==> flow/design.v <==
`timescale 1ns / 1ps
module AHB_Mul(  
    input HCLK,
    input HRESETn,
    input [31:0]M_AHB_0_haddr,
    input [2:0]M_AHB_0_hburst,
    input M_AHB_0_hmastlock,
    input [3:0]M_AHB_0_hprot,
    output reg [31:0]M_AHB_0_hrdata,
    output M_AHB_0_hready,
    output M_AHB_0_hresp,
    input [2:0]M_AHB_0_hsize,
    input [1:0]M_AHB_0_htrans,
    input [31:0]M_AHB_0_hwdata,
    input M_AHB_0_hwrite,
    output[3:0] led 
    );
    assign M_AHB_0_hready = 1'b1;
    assign M_AHB_0_hresp = 1'b0;
    reg [31:0] mem_A;    
    reg [31:0] mem_B;    
    reg [31:0] mem_C;    
    reg [31:0] mem_D;    
    reg [31:0] mem_E;    
    reg [31:0] mem_F;    
    reg [31:0] mem_G;    
    reg [31:0] mem_H;    
    reg[31:0] mem_I;   
    reg [1:0]   w_ctrl;  
    reg [1:0]   r_ctrl;  
    reg [3:0]   w_addr;  
    reg [3:0]   r_addr;  
    assign led[3:0] = mem_A[3:0];  
    always@(posedge HCLK)
    begin 
        if(!HRESETn)
        begin
            w_ctrl <= 2'b00;
            w_addr <= 4'h0;
        end
        else if(M_AHB_0_hwrite == 1'b1) 
        begin
        case(M_AHB_0_htrans)
            2'b00 :  
            begin
                w_ctrl <= 2'b00;
            end
            2'b01 :  
            begin
                w_ctrl <= 2'b01;
            end
            2'b10 :  
            begin
                w_ctrl <= 2'b10;
                w_addr <= M_AHB_0_haddr[5:2];
            end
            2'b11 :  
            begin
                w_ctrl <= 2'b11;
                w_addr <= M_AHB_0_haddr[5:2];
            end
        endcase
        end
        else
        begin
            w_ctrl <= 2'b00;  
        end
   end
    always@(posedge HCLK)  
    begin
    if(!HRESETn)
    begin
        mem_A <= 32'h0;
        mem_B <= 32'h0;
        mem_C <= 32'h0;
        mem_D <= 32'h0;
        mem_E <= 32'h0;
        mem_F <= 32'h0;
        mem_G <= 32'h0;
        mem_H <= 32'h0;
    end
    else
    case(w_ctrl)
        2'b00:  
        begin        
        end
        2'b01:  
        begin
        end
        2'b10:  
        begin
        case(w_addr)
            4'h0 : mem_A <= M_AHB_0_hwdata;
            4'h1 : mem_B <= M_AHB_0_hwdata;
            4'h2 : mem_C <= M_AHB_0_hwdata;
            4'h3 : mem_D <= M_AHB_0_hwdata;
            4'h4 : mem_E <= M_AHB_0_hwdata;
            4'h5 : mem_F <= M_AHB_0_hwdata;
            4'h6 : mem_G <= M_AHB_0_hwdata;
            4'h7 : mem_H <= M_AHB_0_hwdata;
        endcase
        end
        2'b11:  
        begin
        case(w_addr)
            4'h0 : mem_A <= M_AHB_0_hwdata;
            4'h1 : mem_B <= M_AHB_0_hwdata;
            4'h2 : mem_C <= M_AHB_0_hwdata;
            4'h3 : mem_D <= M_AHB_0_hwdata;
            4'h4 : mem_E <= M_AHB_0_hwdata;
            4'h5 : mem_F <= M_AHB_0_hwdata;
            4'h6 : mem_G <= M_AHB_0_hwdata;
            4'h7 : mem_H <= M_AHB_0_hwdata;
        endcase
        end
    endcase
    end
    always@(posedge HCLK) begin
        if (!HRESETn) begin
            r_ctrl <= 2'b00;
            r_addr <= 4'h0;
        end
        else if (M_AHB_0_hwrite == 1'b0) begin  
            case(M_AHB_0_htrans)
                2'b00 : r_ctrl <= 2'b00; 
                2'b01 : r_ctrl <= 2'b01; 
                2'b10 : 
                    begin
                        r_ctrl <= 2'b10; 
                        r_addr <= M_AHB_0_haddr[5:2];
                    end
                2'b11 :
                    begin
                        r_ctrl <= 2'b11; 
                        r_addr <= M_AHB_0_haddr[5:2];
                    end
            endcase
        end
        else begin
            r_ctrl <= 2'b00;  
        end
    end
    always@(*) begin
        case(r_addr)
            4'h0 : M_AHB_0_hrdata = mem_A;
            4'h1 : M_AHB_0_hrdata = mem_B;
            4'h2 : M_AHB_0_hrdata = mem_C;
            4'h3 : M_AHB_0_hrdata = mem_D;
            4'h4 : M_AHB_0_hrdata = mem_E;
            4'h5 : M_AHB_0_hrdata = mem_F;
            4'h6 : M_AHB_0_hrdata = mem_G;
            4'h7 : M_AHB_0_hrdata = mem_H;
            4'h8 : M_AHB_0_hrdata = mem_I;
            default : M_AHB_0_hrdata = 32'h0;
        endcase
    end
    always@(posedge HCLK) begin
        if (!HRESETn) begin
            mem_I <= 32'h1;
        end
        else
        case(w_ctrl) 
        2'b00 : begin end  
        2'b01 : begin end  
        2'b10 , 2'b11 : begin  
            case(w_addr)
                4'h0 : mem_I <= mem_I * M_AHB_0_hwdata;
                4'h1 : mem_I <= mem_I * M_AHB_0_hwdata;
                4'h2 : mem_I <= mem_I * M_AHB_0_hwdata;
                4'h3 : mem_I <= mem_I * M_AHB_0_hwdata;
                4'h4 : mem_I <= mem_I * M_AHB_0_hwdata;
                4'h5 : mem_I <= mem_I * M_AHB_0_hwdata;
                4'h6 : mem_I <= mem_I * M_AHB_0_hwdata;
                4'h7 : mem_I <= mem_I * M_AHB_0_hwdata;
                4'h8 : mem_I <= M_AHB_0_hwdata;
            endcase
        end
        endcase
    end
endmodule
--- tool output ---
* Tool chain data of AHB_Mul
Each step is given for the RTL above and for the edited RTL.
"original" refers to lines of the RTL above, "edited" to lines of the edited file.
"difference": "edited" minus "original" as printed here. "rel. change": 100 x difference / "original".
Operators carry their Yosys type and port widths (W data, S select, Z words).
Cell names lack the library's common part.
The mark n/a stands for no value.
- Top :: AHB_Mul
- Clock input :: HCLK
- Standard-cell library :: sky130hd
- Library corner :: tt_025C_1v80

* The edit
The edit as a unified diff against the file above.
The edited RTL no longer does the same as the RTL above: the edit was made by script, with no optimisation intended.
#+begin_src diff
@@ -117,9 +117,5 @@
     end
     always@(posedge HCLK) begin
-        if (!HRESETn) begin
-            r_ctrl <= 2'b00;
-            r_addr <= 4'h0;
-        end
-        else if (M_AHB_0_hwrite == 1'b0) begin  
+        if (M_AHB_0_hwrite == 1'b0) begin  
             case(M_AHB_0_htrans)
                 2'b00 : r_ctrl <= 2'b00; 
#+end_src

* Elaborated design
Yosys after proc, flatten, opt, wreduce and memory -nomap, before mapping. Memory bits, and registers merged into a memory's read port (data or address), are not among the register bits. Print and check cells are not counted.
** Word-level totals
- bits in registers :: original 298, edited 298, difference 0, rel. change 0.00%
- input port bits :: original 80, edited 80, difference 0, rel. change 0.00%
- output and inout bits :: original 38, edited 38, difference 0, rel. change 0.00%
- cells after elaboration :: original 82, edited 82, difference 0, rel. change 0.00%
** Operators by class
- multiply operators :: original 1, edited 1, difference 0, rel. change 0.00%
- equal/unequal tests :: original 29, edited 29, difference 0, rel. change 0.00%
- mux-type cells :: original 19, edited 19, difference 0, rel. change 0.00%
- bitwise gates (word level) :: original 1, edited 1, difference 0, rel. change 0.00%
- reduce/logical cells :: original 20, edited 20, difference 0, rel. change 0.00%
Operator kinds equal on both sides are left out: 19.

* Depth
Yosys ltp: most cells in a row. Word level: on the elaborated netlist, between registers, memories and ports. Mapped: between sequential cells and ports; inverters and the memories' decode and read muxes count.
** Logic depth
- depth in word-level cells :: original 4, edited 4, difference 0, rel. change 0.00%
- ABC_AREA :: original 0, edited 0
- depth in mapped cells :: original 27, edited 27, difference 0, rel. change 0.00%
- mapped depth without buffers :: original 25, edited 25, difference 0, rel. change 0.00%

* Synthesis result
The flow's flattened synthesis, as Yosys stat reports it; memories are mapped. The netlist is that of the ABC_AREA named above (0 if unset); the other value can give another one.
** Cells by type
- nor2_1 :: original 55, edited 42, difference -13, rel. change -23.64%
- mux2i_1 :: original 26, edited 17, difference -9, rel. change -34.62%
- a311oi_1 :: original 15, edited 7, difference -8, rel. change -53.33%
- nand2_1 :: original 809, edited 803, difference -6, rel. change -0.74%
- a21oi_1 :: original 293, edited 298, difference +5, rel. change +1.71%
- dfxtp_1 :: original 298, edited 294, difference -4, rel. change -1.34%
- nand3_1 :: original 30, edited 26, difference -4, rel. change -13.33%
- o21a_1 :: original 9, edited 5, difference -4, rel. change -44.44%
- o21ai_1 :: original 1, edited 5, difference +4, rel. change +400.00%
- edfxtp_1 :: original 0, edited 4, difference +4
- clkbuf_1 :: original 251, edited 248, difference -3, rel. change -1.20%
- a221oi_1 :: original 33, edited 36, difference +3, rel. change +9.09%
- xor2_1 :: original 19, edited 22, difference +3, rel. change +15.79%
- a22o_1 :: original 13, edited 16, difference +3, rel. change +23.08%
- nor4b_1 :: original 4, edited 1, difference -3, rel. change -75.00%
- a211o_1 :: original 3, edited 0, difference -3, rel. change -100.00%
- a31oi_1 :: original 2, edited 5, difference +3, rel. change +150.00%
- a21oi_2 :: original 0, edited 3, difference +3
Cell types equal on both sides are left out: 16.
The list need not be complete.
** Synthesis totals
- standard cells after synthesis :: original 3391, edited 3377, difference -14, rel. change -0.41%
- mapped area (um^2) :: original 28155.8, edited 28138.2, difference -17.6, rel. change -0.06%
- area of sequential cells (um^2) :: original 5965.7, edited 6005.8, difference +40.1, rel. change +0.67%
- flip-flop cells :: original 298, edited 298, difference 0, rel. change 0.00%
- buffer cells :: original 264, edited 264, difference 0, rel. change 0.00%

* Path before layout
Path of least setup slack by OpenSTA after synthesis, without wires, with an ideal clock, recovery checks aside; 20% of the period is set as input and as output delay. Where synthesis merged equal registers, the netlist keeps one of their names.
** Path after synthesis
- path type :: original input to register, edited input to register
- start point :: original input M_AHB_0_hwdata[2], edited input M_AHB_0_hwdata[3]
- end point :: original register mem_I[28], edited register mem_I[31]
- clock period (ns) :: original 10.0, edited 10.0, difference 0.0, rel. change 0.00%
- external input delay (ns) :: original 2.000, edited 2.000, difference 0.000, rel. change 0.00%
- library setup time (ns) :: original 0.115, edited 0.095, difference -0.020
- time at the first pin (ns) :: original 2.000, edited 2.000, difference 0.000, rel. change 0.00%
- arrival (ns) :: original 8.468, edited 8.658, difference +0.190, rel. change +2.24%
- data required time (ns) :: original 9.885, edited 9.905, difference +0.020, rel. change +0.20%
- setup slack (ns) :: original 1.418, edited 1.247, difference -0.171
- path delay (ns) :: original 6.583, edited 6.753, difference +0.170, rel. change +2.58%
- stages on the path :: original 22, edited 24, difference +2, rel. change +9.09%
- path buffers :: original 2, edited 2, difference 0, rel. change 0.00%
- synthesis period reached (ns) :: original 8.582, edited 8.753, difference +0.171, rel. change +1.99%
"path delay" = arrival - input delay + setup time.
"stages on the path" counts driving pins, that of a launching flip-flop among them; a cell with two outputs on the path counts twice.
"synthesis period reached" = period - worst setup slack (recovery checks aside). The figure is calculated, with input and output delays left at 20% of the set period.
Between the ends stands the longest chain of elaborated cells between them, by number of cells; it is not shown to be the way that was timed. Of several equally long chains one is given.
Each line given opens the expression or statement behind the cell; cells for indexed reads and writes are added by Yosys, which also makes memories of some case tables.
A register here has more assigning lines than the two given.
Between the ends, after synthesis, original:
- Cells stage by stage :: clkbuf_1 -> clkbuf_1 -> and2_1 -> fa_1 -> inv_1 -> fa_1 -> fa_1 -> fa_1 -> inv_1 -> fa_1 -> inv_1 -> fa_1 -> inv_1 -> fa_1 -> fa_1 -> ha_1 -> nand3_1 -> or4_1 -> o211ai_1 -> nand2_1 -> mux2_2 -> a2111oi_0
- Length of the longest elaborated chain :: 2
- Elaborated cells between the ends (all ways) :: 2
- Classes of those cells :: 1 x mul; 1 x mux
** Ends and longest elaborated chain, after synthesis, original
- start, declared :: RTL line 14 : input [31:0]M_AHB_0_hwdata,
- $mul A32 B32 Y32 :: RTL line 174 : 4'h7 : mem_I <= mem_I * M_AHB_0_hwdata;
- $pmux W32 S2 :: RTL line 166 : case(w_addr)
- end, assigned :: RTL line 167 : 4'h0 : mem_I <= mem_I * M_AHB_0_hwdata;
- end, assigned :: RTL line 168 : 4'h1 : mem_I <= mem_I * M_AHB_0_hwdata;
- end, declared :: RTL line 28 : reg[31:0] mem_I;
Between the ends, after synthesis, edited:
- Cells stage by stage :: clkbuf_1 -> clkbuf_1 -> and2_1 -> fa_1 -> inv_1 -> fa_1 -> fa_1 -> fa_1 -> inv_1 -> fa_1 -> inv_1 -> fa_1 -> inv_1 -> fa_1 -> fa_1 -> ha_1 -> a22o_1 -> nor4_1 -> nand3_1 -> a221o_1 -> o41ai_1 -> o21ai_1 -> xnor2_1 -> a221oi_1
- Length of the longest elaborated chain :: 2
- Elaborated cells between the ends (all ways) :: 2
- Classes of those cells :: 1 x mul; 1 x mux
** Ends and longest elaborated chain, after synthesis, edited
- start, declared :: RTL line 14 : input [31:0]M_AHB_0_hwdata,
- $mul A32 B32 Y32 :: RTL line 170 : 4'h7 : mem_I <= mem_I * M_AHB_0_hwdata;
- $pmux W32 S2 :: RTL line 162 : case(w_addr)
- end, assigned :: RTL line 163 : 4'h0 : mem_I <= mem_I * M_AHB_0_hwdata;
- end, assigned :: RTL line 164 : 4'h1 : mem_I <= mem_I * M_AHB_0_hwdata;
- end, declared :: RTL line 28 : reg[31:0] mem_I;

* Timing after layout
From the final timing report of each run of set A: the path of least setup slack in the routed layout; clock arrival at registers is part of the times.
** Path post-layout
- path type :: original input to register, edited input to register
- start point :: original input M_AHB_0_hwdata[6], edited input M_AHB_0_hwdata[4]
- end point :: original register mem_I[31], edited register mem_I[31]
- clock period (ns) :: original 10.0, edited 10.0, difference 0.0, rel. change 0.00%
- external input delay (ns) :: original 2.00, edited 2.00, difference 0.00, rel. change 0.00%
- library setup time (ns) :: original 0.14, edited 0.10, difference -0.04
- time at the first pin (ns) :: original 2.00, edited 2.00, difference 0.00, rel. change 0.00%
- arrival (ns) :: original 9.60, edited 9.73, difference +0.13, rel. change +1.35%
- data required time (ns) :: original 10.45, edited 10.43, difference -0.02, rel. change -0.19%
- setup slack (ns) :: original 0.86, edited 0.70, difference -0.16
- stages on the path :: original 22, edited 22, difference 0, rel. change 0.00%
- path buffers :: original 2, edited 2, difference 0, rel. change 0.00%
Between the ends stands the longest chain of elaborated cells between them, by number of cells; it is not shown to be the way that was timed. Of several equally long chains one is given.
A register here has more assigning lines than the two given.
Between the ends, post-layout, original:
- Cells stage by stage :: clkdlybuf4s50_1 -> buf_4 -> and2_1 -> fa_1 -> fa_1 -> fa_1 -> inv_1 -> fa_1 -> inv_1 -> fa_1 -> fa_1 -> fa_1 -> fa_1 -> ha_1 -> nand3_1 -> nor2_1 -> nor4b_1 -> nor2_1 -> o311ai_1 -> o41ai_2 -> xnor2_1 -> a221oi_2
- Length of the longest elaborated chain :: 2
- Elaborated cells between the ends (all ways) :: 2
- Classes of those cells :: 1 x mul; 1 x mux
** Ends and longest elaborated chain, post-layout, original
- start, declared :: RTL line 14 : input [31:0]M_AHB_0_hwdata,
- $mul A32 B32 Y32 :: RTL line 174 : 4'h7 : mem_I <= mem_I * M_AHB_0_hwdata;
- $pmux W32 S2 :: RTL line 166 : case(w_addr)
- end, assigned :: RTL line 167 : 4'h0 : mem_I <= mem_I * M_AHB_0_hwdata;
- end, assigned :: RTL line 168 : 4'h1 : mem_I <= mem_I * M_AHB_0_hwdata;
- end, declared :: RTL line 28 : reg[31:0] mem_I;
Between the ends, post-layout, edited:
- Cells stage by stage :: clkdlybuf4s50_1 -> buf_4 -> nand2_1 -> fa_1 -> inv_1 -> fa_1 -> inv_1 -> fa_1 -> fa_1 -> inv_1 -> fa_1 -> fa_1 -> fa_1 -> fa_1 -> ha_1 -> and3_1 -> and4_1 -> a221o_1 -> o41ai_1 -> o21ai_1 -> xnor2_1 -> a221oi_1
- Length of the longest elaborated chain :: 2
- Elaborated cells between the ends (all ways) :: 2
- Classes of those cells :: 1 x mul; 1 x mux
** Ends and longest elaborated chain, post-layout, edited
- start, declared :: RTL line 14 : input [31:0]M_AHB_0_hwdata,
- $mul A32 B32 Y32 :: RTL line 170 : 4'h7 : mem_I <= mem_I * M_AHB_0_hwdata;
- $pmux W32 S2 :: RTL line 162 : case(w_addr)
- end, assigned :: RTL line 163 : 4'h0 : mem_I <= mem_I * M_AHB_0_hwdata;
- end, assigned :: RTL line 164 : 4'h1 : mem_I <= mem_I * M_AHB_0_hwdata;
- end, declared :: RTL line 28 : reg[31:0] mem_I;

* Measured runs
Both versions went through the flow (Yosys, OpenROAD) with the same settings in each pair. Constraints: input delay and output delay 20% of the set period each, output load 0.01 pF.
Flow settings, set A:
- CORE_UTILIZATION :: 40
- PLACE_DENSITY :: 0.6
- period_ns :: 10.0
- CAP_MARGIN :: 20
- CORE_MARGIN :: 2
- SLEW_MARGIN :: 20
** Final reports, set A
- area of the synthesized netlist (um^2) :: original 28155.8, edited 28138.2, difference -17.6, rel. change -0.06%
- die outline area (um^2) :: original 72527.9, edited 72482.1, difference -45.8, rel. change -0.06%
- std-cell area (final layout) (um^2) :: original 30988.5, edited 31039.8, difference +51.3, rel. change +0.17%
- post-layout utilization (%) :: original 44.3, edited 44.5, difference +0.2
- worst slack on setup checks (ns) :: original 0.856, edited 0.700, difference -0.156
- total negative slack on setup checks (ns) :: original 0.000, edited 0.000, difference 0.000
- smallest hold slack (ns) :: original 0.453, edited 0.452, difference -0.001
- total power after layout (mW) :: original 7.891, edited 7.306, difference -0.585, rel. change -7.41%
- period reached (ns) :: original 9.144, edited 9.300, difference +0.156, rel. change +1.71%
Flow settings, set B:
- CAP_MARGIN :: 35
- CORE_ASPECT_RATIO :: 2.0
- CORE_UTILIZATION :: 39
- GPL_TIMING_DRIVEN :: 0
- HOLD_SLACK_MARGIN :: 0.18
- SETUP_SLACK_MARGIN :: 2.78
- period_ns :: 10.8
- CORE_MARGIN :: 2
- SLEW_MARGIN :: 20
** Final reports, set B
- area of the synthesized netlist (um^2) :: original 28155.8, edited 28138.2, difference -17.6, rel. change -0.06%
- die outline area (um^2) :: original 74489.3, edited 74444.9, difference -44.4, rel. change -0.06%
- std-cell area (final layout) (um^2) :: original 33317.0, edited 33176.8, difference -140.2, rel. change -0.42%
- post-layout utilization (%) :: original 46.5, edited 46.3, difference -0.2
- worst slack on setup checks (ns) :: original 2.301, edited 2.169, difference -0.132
- total negative slack on setup checks (ns) :: original 0.000, edited 0.000, difference 0.000
- smallest hold slack (ns) :: original 0.456, edited 0.457, difference +0.001
- total power after layout (mW) :: original 9.296, edited 8.157, difference -1.139, rel. change -12.25%
- period reached (ns) :: original 8.499, edited 8.631, difference +0.132, rel. change +1.55%
By "period reached" is meant the clock period of the run minus its worst setup slack. This is arithmetic on one report: input and output delays are still those of the set period (20% each).
"total power after layout" is the tool's figure for a default switching activity; nothing was simulated.
--- end ---
